==> flow/design.v <==
		module cordic_vec(clk,a0,b0,r,ang);
input signed[15:0]a0,b0;
input clk;
  output signed [15:0]r,ang;
  wire signed [15:0] a1,a2,a3,a4,a5,a6,a7,a8,a9,a10,a11,a12,a13,a14,a15,a16;
  wire signed [15:0] b1,b2,b3,b4,b5,b6,b7,b8,b9,b10,b11,b12,b13,b14,b15,b16;
  wire signed [15:0] angle_x1,angle_x2,angle_x3,angle_x4,angle_x5,angle_x6,angle_x7,angle_x8,angle_x9,angle_x10,angle_x11,angle_x12,angle_x13,angle_x14,angle_x15,angle_x16;
wire signed [15:0] v = 16'd0607;
  vec k1(clk,a0,b0,b0,4'b0,16'b0,a1,b1,angle_x1);
  vec k2(clk,a1,b1,b1,4'd1,angle_x1,a2,b2,angle_x2);
  vec k3(clk,a2,b2,b2,4'd2,angle_x2,a3,b3,angle_x3);
  vec k4(clk,a3,b3,b3,4'd3,angle_x3,a4,b4,angle_x4);
  vec k5(clk,a4,b4,b4,4'd4,angle_x4,a5,b5,angle_x5);
  vec k6(clk,a5,b5,b5,4'd5,angle_x5,a6,b6,angle_x6);
  vec k7(clk,a6,b6,b6,4'd6,angle_x6,a7,b7,angle_x7);
  vec k8(clk,a7,b7,b7,4'd7,angle_x7,a8,b8,angle_x8);
  vec k9(clk,a8,b8,b8,4'd8,angle_x8,a9,b9,angle_x9);
  vec k10(clk,a9,b9,b9,4'd9,angle_x9,a10,b10,angle_x10);
  vec k11(clk,a10,b10,b10,4'd10,angle_x10,a11,b11,angle_x11);
  vec k12(clk,a11,b11,b11,4'd11,angle_x11,a12,b12,angle_x12);
  vec k13(clk,a12,b12,b12,4'd12,angle_x12,a13,b13,angle_x13);
  vec k14(clk,a13,b13,b13,4'd13,angle_x13,a14,b14,angle_x14);
  vec k15(clk,a14,b14,b14,4'd14,angle_x14,a15,b15,angle_x15);
  vec k16(clk,a15,b15,b15,4'd15,angle_x15,a16,b16,angle_x16);
assign  r=v*a16/1000;
assign ang=angle_x16;
endmodule
  module vec(clk,a,b,z,i,angle_y,af,bf,angle_x);
    input signed [15:0]a,b,angle_y,z;
  input clk;
  input [3:0]i;
  output reg signed [15:0]af,bf,angle_x;
    wire [15:0]angle[15:0];
  assign angle[0]=16'd45000;
  assign angle[1]=16'd26570;
  assign angle[2]=16'd14040;
  assign angle[3]=16'd7130;
  assign angle[4]=16'd3580;
  assign angle[5]=16'd1790;
  assign angle[6]=16'd0895;
  assign angle[7]=16'd0448;
  assign angle[8]=16'd0224;
  assign angle[9]=16'd0112;
  assign angle[10]=16'd0056;
  assign angle[11]=16'd0028;
  assign angle[12]=16'd0013;
  assign angle[13]=16'd0007;
  assign angle[14]=16'd0003;
  assign angle[15]=16'd0001;
  always@(posedge clk)
    begin
      if(z < 0)  
   begin
     af<= a - (b>>>i);
     bf<= b + (a>>>i);
     angle_x<=angle_y-angle[i];
     end
  else
    begin
      af<=a+(b>>>i);
      bf<=b-(a>>>i);
      angle_x<=angle_y+angle[i];
      end
    end 
endmodule
Appendix: tool output

---- Tool chain data of cordic_vec ----
Module cordic_vec before and after one edit of its RTL, step after step.
"before" refers to lines of the RTL above, "after" to lines of the edited file.
"difference" is "after" less "before", of the values as shown.
Operators: Yosys type, input widths -> output width; for muxes data width and select width s.
Cell names lack the library's common part.
Not given: --
set-up
  top ..................................... cordic_vec
  clock input ............................. clk
  cell library ............................ sky130hd
  timing corner ........................... tt_025C_1v80

---- Edit of the RTL ----
The edit as a unified diff against the file above.
A script made this edit. It changes what the design does and was not meant as an optimisation.
begin of diff
@@ -50,5 +50,5 @@
   always@(posedge clk)
     begin
-      if(z < 0)  
+      if(z != 0)  
    begin
      af<= a - (b>>>i);
end of diff

---- Word-level counts ----
Yosys after proc, flatten, opt, wreduce and memory -nomap, before mapping. Enables and synchronous resets that opt folds into registers are not counted as muxes. Memory bits, and registers merged into a memory's read port (data or address), are not among the register bits. Print and check cells are not counted. Equal cells are merged and count once.
storage and ports
  item                     before  after  difference
  bits in registers        752     752    0
  cells after elaboration  234     234    0
  input port bits          33      33     0
  output and inout bits    32      32     0
cells by class
  item                              before  after  difference
  reductions and logical operators  0       16     +16
  magnitude comparators             16      0      -16
  multipliers                       1       1      0
  divide/modulo/power cells         1       1      0
  $add $sub $neg                    92      92     0
  multiplexer cells                 77      77     0
operator list
  kind                 before  after  difference
  $lt 16x1->1 const B  16      0      -16
  $reduce_bool 16->1   0       16     +16
  $mux 16              77      77     0
  $sub 16x16->16       17      17     0
  $add 16x16->16       16      16     0
  $add 16x10->16       2       2      0
  $add 16x11->16       2       2      0
  $add 16x12->16       2       2      0
  $add 16x13->16       2       2      0
  $add 16x14->16       2       2      0
  $add 16x15->16       2       2      0
  $add 16x2->16        2       2      0
  $add 16x3->16        2       2      0
  $add 16x4->16        2       2      0
  $add 16x5->16        2       2      0
  $add 16x6->16        2       2      0
  $add 16x7->16        2       2      0
  $add 16x8->16        2       2      0
  $add 16x9->16        2       2      0
  $sub 16x10->16       2       2      0
  $sub 16x11->16       2       2      0
  $sub 16x12->16       2       2      0
  $sub 16x13->16       2       2      0
  $sub 16x14->16       2       2      0
  $sub 16x15->16       2       2      0
  $sub 16x2->16        2       2      0
  $sub 16x3->16        2       2      0
  $sub 16x4->16        2       2      0
The list need not be complete.

---- Longest topological paths ----
Longest topological path by Yosys (ltp), each cell counted once; first at word level (registers and memories cut), then after technology mapping (sequential cells cut; the memories' decode and read muxes count).
depth
  item                           before  after  difference
  depth in word-level cells      4       4      0
  ABC_AREA                       0       0      --
  mapped depth                   79      74     -5
  gate-level depth less buffers  66      63     -3

---- After synthesis ----
Yosys stat after the flow's synthesis: flattened, memories mapped to cells. It holds for the ABC_AREA given above (unset counts as 0); a run with the other value may have another netlist.
synthesis totals
  item                            before   after    difference
  buffer cells                    100      82       -18
  mapped flip-flops               699      714      +15
  standard cells after synthesis  6109     5999     -110
  sequential area (um^2)          13993.4  14293.7  +300.3
  mapped area (um^2)              54194.5  53313.6  -880.9
cells by type
  cell type  before  after  difference
  nor2_1     355     263    -92
  inv_1      727     780    +53
  xor2_1     310     266    -44
  nand2_1    200     243    +43
  nor3_1     114     76     -38
  xnor2_1    585     553    -32
  nor4_1     27      57     +30
  a21oi_1    687     664    -23
  nand4_1    15      35     +20
  ha_1       784     803    +19
  o21ai_0    243     262    +19
  a21o_1     174     192    +18
  or3_1      25      9      -16
  dfxtp_1    699     714    +15
  nand3_1    52      66     +14
  o21bai_1   283     270    -13
  a31oi_1    35      22     -13
  buf_4      20      7      -13
The list need not be complete.
The figures by module come from a second, unflattened synthesis with its own total; it is not the netlist above.
second synthesis, totals
  item                                     before   after     difference
  cell total of the unflattened synthesis  12024    12488     +464
  area (unflattened synthesis) (um^2)      99949.6  103412.9  +3463.3
Each row is one instance without its submodules.
modules, before
  module      area (um^2)  sequential area (um^2)  instances  cells
  vec         5577.8       960.9                   16         665
  cordic_vec  10704.0      0.0                     1          1384
modules, after
  module      area (um^2)  sequential area (um^2)  instances  cells
  vec         5794.3       960.9                   16         694
  cordic_vec  10704.0      0.0                     1          1384

---- Timing after synthesis ----
Path of least setup slack by OpenSTA after synthesis, without wires, with an ideal clock, recovery checks aside; 20% of the period is set as input and as output delay. Where synthesis merged equal registers, the netlist keeps one of their names.
path post-synthesis
  item                               before                    after                     difference
  path type                          flip-flop to output port  flip-flop to output port  --
  from                               reg k16.af[15]            reg k16.af[15]            --
  to                                 out r[8]                  out r[6]                  --
  arrival (ps)                       18035                     16866                     -1169
  buffers on the path                6                         8                         +2
  data required time (ps)            25600                     25600                     0
  setup slack (ps)                   7565                      8734                      +1169
  launch time at the first pin (ps)  0                         0                         0
  delay of the path (ps)             18035                     16866                     -1169
  stages                             68                        66                        -2
  period (ps)                        32000                     32000                     0
  output delay (ps)                  6400                      6400                      0
  synthesis period reached (ps)      24435                     23266                     -1169
"delay of the path" = arrival - input delay + setup time.
At an output port there is no setup time.
"stages": output pins that drive a net of the path, with the launching flip-flop's if there is one; two outputs of one cell count as two.
"synthesis period reached" = period - worst setup slack (recovery checks aside). The figure is calculated, with input and output delays left at 20% of the set period.
Between the ends stands the longest chain of elaborated cells between them, by number of cells; it is not shown to be the way that was timed. Of several equally long chains one is given.
Each line given opens the expression or statement behind the cell; cells for indexed reads and writes are added by Yosys, which also makes memories of some case tables.
between the ends, post-synthesis, before
  cell sequence ........................... dfxtp_1 -> fa_1 -> ha_1 -> fa_1 -> fa_1 -> inv_1 -> fa_1 -> inv_1 -> ha_1 -> buf_4 -> and3_1 -> or4b_1 -> o41ai_1 -> nor2_1 -> o41a_1 -> and2_1 -> buf_6 -> or3_1 -> [... 32 more ...] -> o31a_1 -> buf_4 -> o2111ai_2 -> xor2_2 -> o22ai_2 -> a21oi_2 -> o41a_1 -> a2111oi_2 -> o21ai_2 -> and2_4 -> buf_6 -> a2111o_1 -> a221o_1 -> a221oi_4 -> ha_1 -> and2_1 -> a31oi_1 -> xnor2_1
  cells in the longest elaborated chain ... 2
  elaborated cells between the ends (all ways) .. 2
  source lines of those cells ............. 1
  those cells by class .................... mul: 1; div: 1
ends and longest elaborated chain, post-synthesis, before
  item             RTL line  RTL
  start, declared  32        output reg signed [15:0]af,bf,angle_x;
  start, assigned  54        af<= a - (b>>>i);
  start, assigned  60        af<=a+(b>>>i);
  $mul 11x16->27   25        assign  r=v*a16/1000;
  $div 32x11->32   25
  end, declared    4         output signed [15:0]r,ang;
between the ends, post-synthesis, after
  cell sequence ........................... dfxtp_1 -> fa_1 -> ha_1 -> fa_1 -> fa_1 -> inv_1 -> fa_1 -> inv_1 -> ha_1 -> buf_2 -> a21oi_1 -> o21a_1 -> o211ai_1 -> a221o_1 -> xor2_1 -> nand2_1 -> nor4_1 -> o21ai_2 -> [... 30 more ...] -> mux2_4 -> xnor2_4 -> a31oi_4 -> mux2i_1 -> xor2_1 -> o31a_1 -> buf_4 -> mux2_2 -> a21oi_1 -> maj3_2 -> o211ai_1 -> and3_1 -> a311o_1 -> ha_1 -> and2_0 -> clkbuf_1 -> a41oi_1 -> xnor2_1
  cells in the longest elaborated chain ... 2
  elaborated cells between the ends (all ways) .. 2
  source lines of those cells ............. 1
  those cells by class .................... mul: 1; div: 1
ends and longest elaborated chain, post-synthesis, after
  item             RTL line  RTL
  start, declared  32        output reg signed [15:0]af,bf,angle_x;
  start, assigned  54        af<= a - (b>>>i);
  start, assigned  60        af<=a+(b>>>i);
  $mul 11x16->27   25        assign  r=v*a16/1000;
  $div 32x11->32   25
  end, declared    4         output signed [15:0]r,ang;

---- Timing after layout ----
Path of least setup slack in the final report of the runs of pair A (OpenROAD, finished layout, wires in). Where an end is a register, its clock arrival counts in the times.
The report prints the path's times to 10 ps; the period is as set.
path after layout
  item                               before                    after                     difference
  path type                          flip-flop to output port  flip-flop to output port  --
  from                               reg k16.af[5]             reg k16.af[8]             --
  to                                 out r[6]                  out r[6]                  --
  data required time (ps)            25600                     25600                     0
  setup slack (ps)                   3080                      4670                      +1590
  buffers on the path                1                         2                         +1
  arrival (ps)                       22520                     20930                     -1590
  period (ps)                        32000                     32000                     0
  output delay (ps)                  6400                      6400                      0
  launch time at the first pin (ps)  650                       630                       -20
  stages                             64                        63                        -1
Between the ends stands the longest chain of elaborated cells between them, by number of cells; it is not shown to be the way that was timed. Of several equally long chains one is given.
between the ends, after layout, before
  cell sequence ........................... dfxtp_1 -> inv_1 -> fa_1 -> inv_1 -> ha_1 -> fa_1 -> fa_1 -> inv_1 -> fa_1 -> inv_1 -> ha_1 -> a21oi_1 -> o21ai_0 -> or2_1 -> o211a_1 -> or4_1 -> a2111oi_0 -> nand4_1 -> [... 28 more ...] -> a41o_1 -> o31a_1 -> o2111ai_2 -> xnor2_1 -> nand3_1 -> o32ai_1 -> a21oi_1 -> a2111oi_2 -> o21ai_2 -> and2_4 -> a2111o_1 -> a221o_1 -> a221oi_4 -> ha_1 -> and2_1 -> a21oi_1 -> xnor2_1 -> clkdlybuf4s50_1
  cells in the longest elaborated chain ... 2
  elaborated cells between the ends (all ways) .. 2
  source lines of those cells ............. 1
  those cells by class .................... mul: 1; div: 1
ends and longest elaborated chain, after layout, before
  item             RTL line  RTL
  start, declared  32        output reg signed [15:0]af,bf,angle_x;
  start, assigned  54        af<= a - (b>>>i);
  start, assigned  60        af<=a+(b>>>i);
  $mul 11x16->27   25        assign  r=v*a16/1000;
  $div 32x11->32   25
  end, declared    4         output signed [15:0]r,ang;
between the ends, after layout, after
  cell sequence ........................... dfxtp_1 -> fa_1 -> ha_1 -> inv_1 -> fa_1 -> inv_1 -> fa_1 -> inv_1 -> fa_1 -> inv_1 -> ha_1 -> a21oi_1 -> o21ai_1 -> a22o_1 -> o211ai_1 -> nor3b_2 -> and2_1 -> a31oi_2 -> [... 27 more ...] -> o41a_1 -> mux2_4 -> xnor2_4 -> a31oi_4 -> mux2i_1 -> xor2_1 -> o31a_1 -> mux2_2 -> a21oi_1 -> maj3_2 -> o211ai_1 -> and3_1 -> a311o_1 -> ha_1 -> and2_0 -> a41oi_1 -> xnor2_1 -> clkdlybuf4s50_1
  cells in the longest elaborated chain ... 2
  elaborated cells between the ends (all ways) .. 2
  source lines of those cells ............. 1
  those cells by class .................... mul: 1; div: 1
ends and longest elaborated chain, after layout, after
  item             RTL line  RTL
  start, declared  32        output reg signed [15:0]af,bf,angle_x;
  start, assigned  54        af<= a - (b>>>i);
  start, assigned  60        af<=a+(b>>>i);
  $mul 11x16->27   25        assign  r=v*a16/1000;
  $div 32x11->32   25
  end, declared    4         output signed [15:0]r,ang;

---- Layout results ----
Both versions went through the flow (Yosys, OpenROAD) with the same settings in each pair. Constraints: input delay and output delay 20% of the set period each, output load 0.01 pF.
settings, pair A
  CORE_UTILIZATION ........................ 40
  period_ns ............................... 32.0
  CAP_MARGIN .............................. 20
  CORE_MARGIN ............................. 2
  SLEW_MARGIN ............................. 20
results, pair A
  item                                    before    after     difference
  setup slack of the worst path (ps)      3084      4671      +1587
  die footprint (um^2)                    138447.0  136220.0  -2227.0
  standard-cell area after layout (um^2)  59303.1   58902.7   -400.4
  final utilization (%)                   43.9      44.6      +0.7
  synthesis area (um^2)                   54194.5   53313.6   -880.9
  summed negative setup slack (ps)        0         0         0
settings, pair B
  CAP_MARGIN .............................. 15
  CELL_PAD_IN_SITES_DETAIL_PLACEMENT ...... 0
  CELL_PAD_IN_SITES_GLOBAL_PLACEMENT ...... 1
  CORE_MARGIN ............................. 10
  CORE_UTILIZATION ........................ 19
  GPL_ROUTABILITY_DRIVEN .................. 0
  HOLD_SLACK_MARGIN ....................... 0.23
  MIN_ROUTING_LAYER ....................... met1
  PLACE_DENSITY_LB_ADDON .................. 0.22
  SLEW_MARGIN ............................. 5
  TNS_END_PERCENT ......................... 5
  period_ns ............................... 18.0
results, pair B
  item                                    before    after     difference
  setup slack of the worst path (ps)      -3780     -2285     +1495
  die footprint (um^2)                    306999.0  302187.0  -4812.0
  standard-cell area after layout (um^2)  67434.7   67891.4   +456.7
  final utilization (%)                   23.7      24.3      +0.6
  synthesis area (um^2)                   54194.5   53313.6   -880.9
  summed negative setup slack (ps)        -58359    -31353    +27006
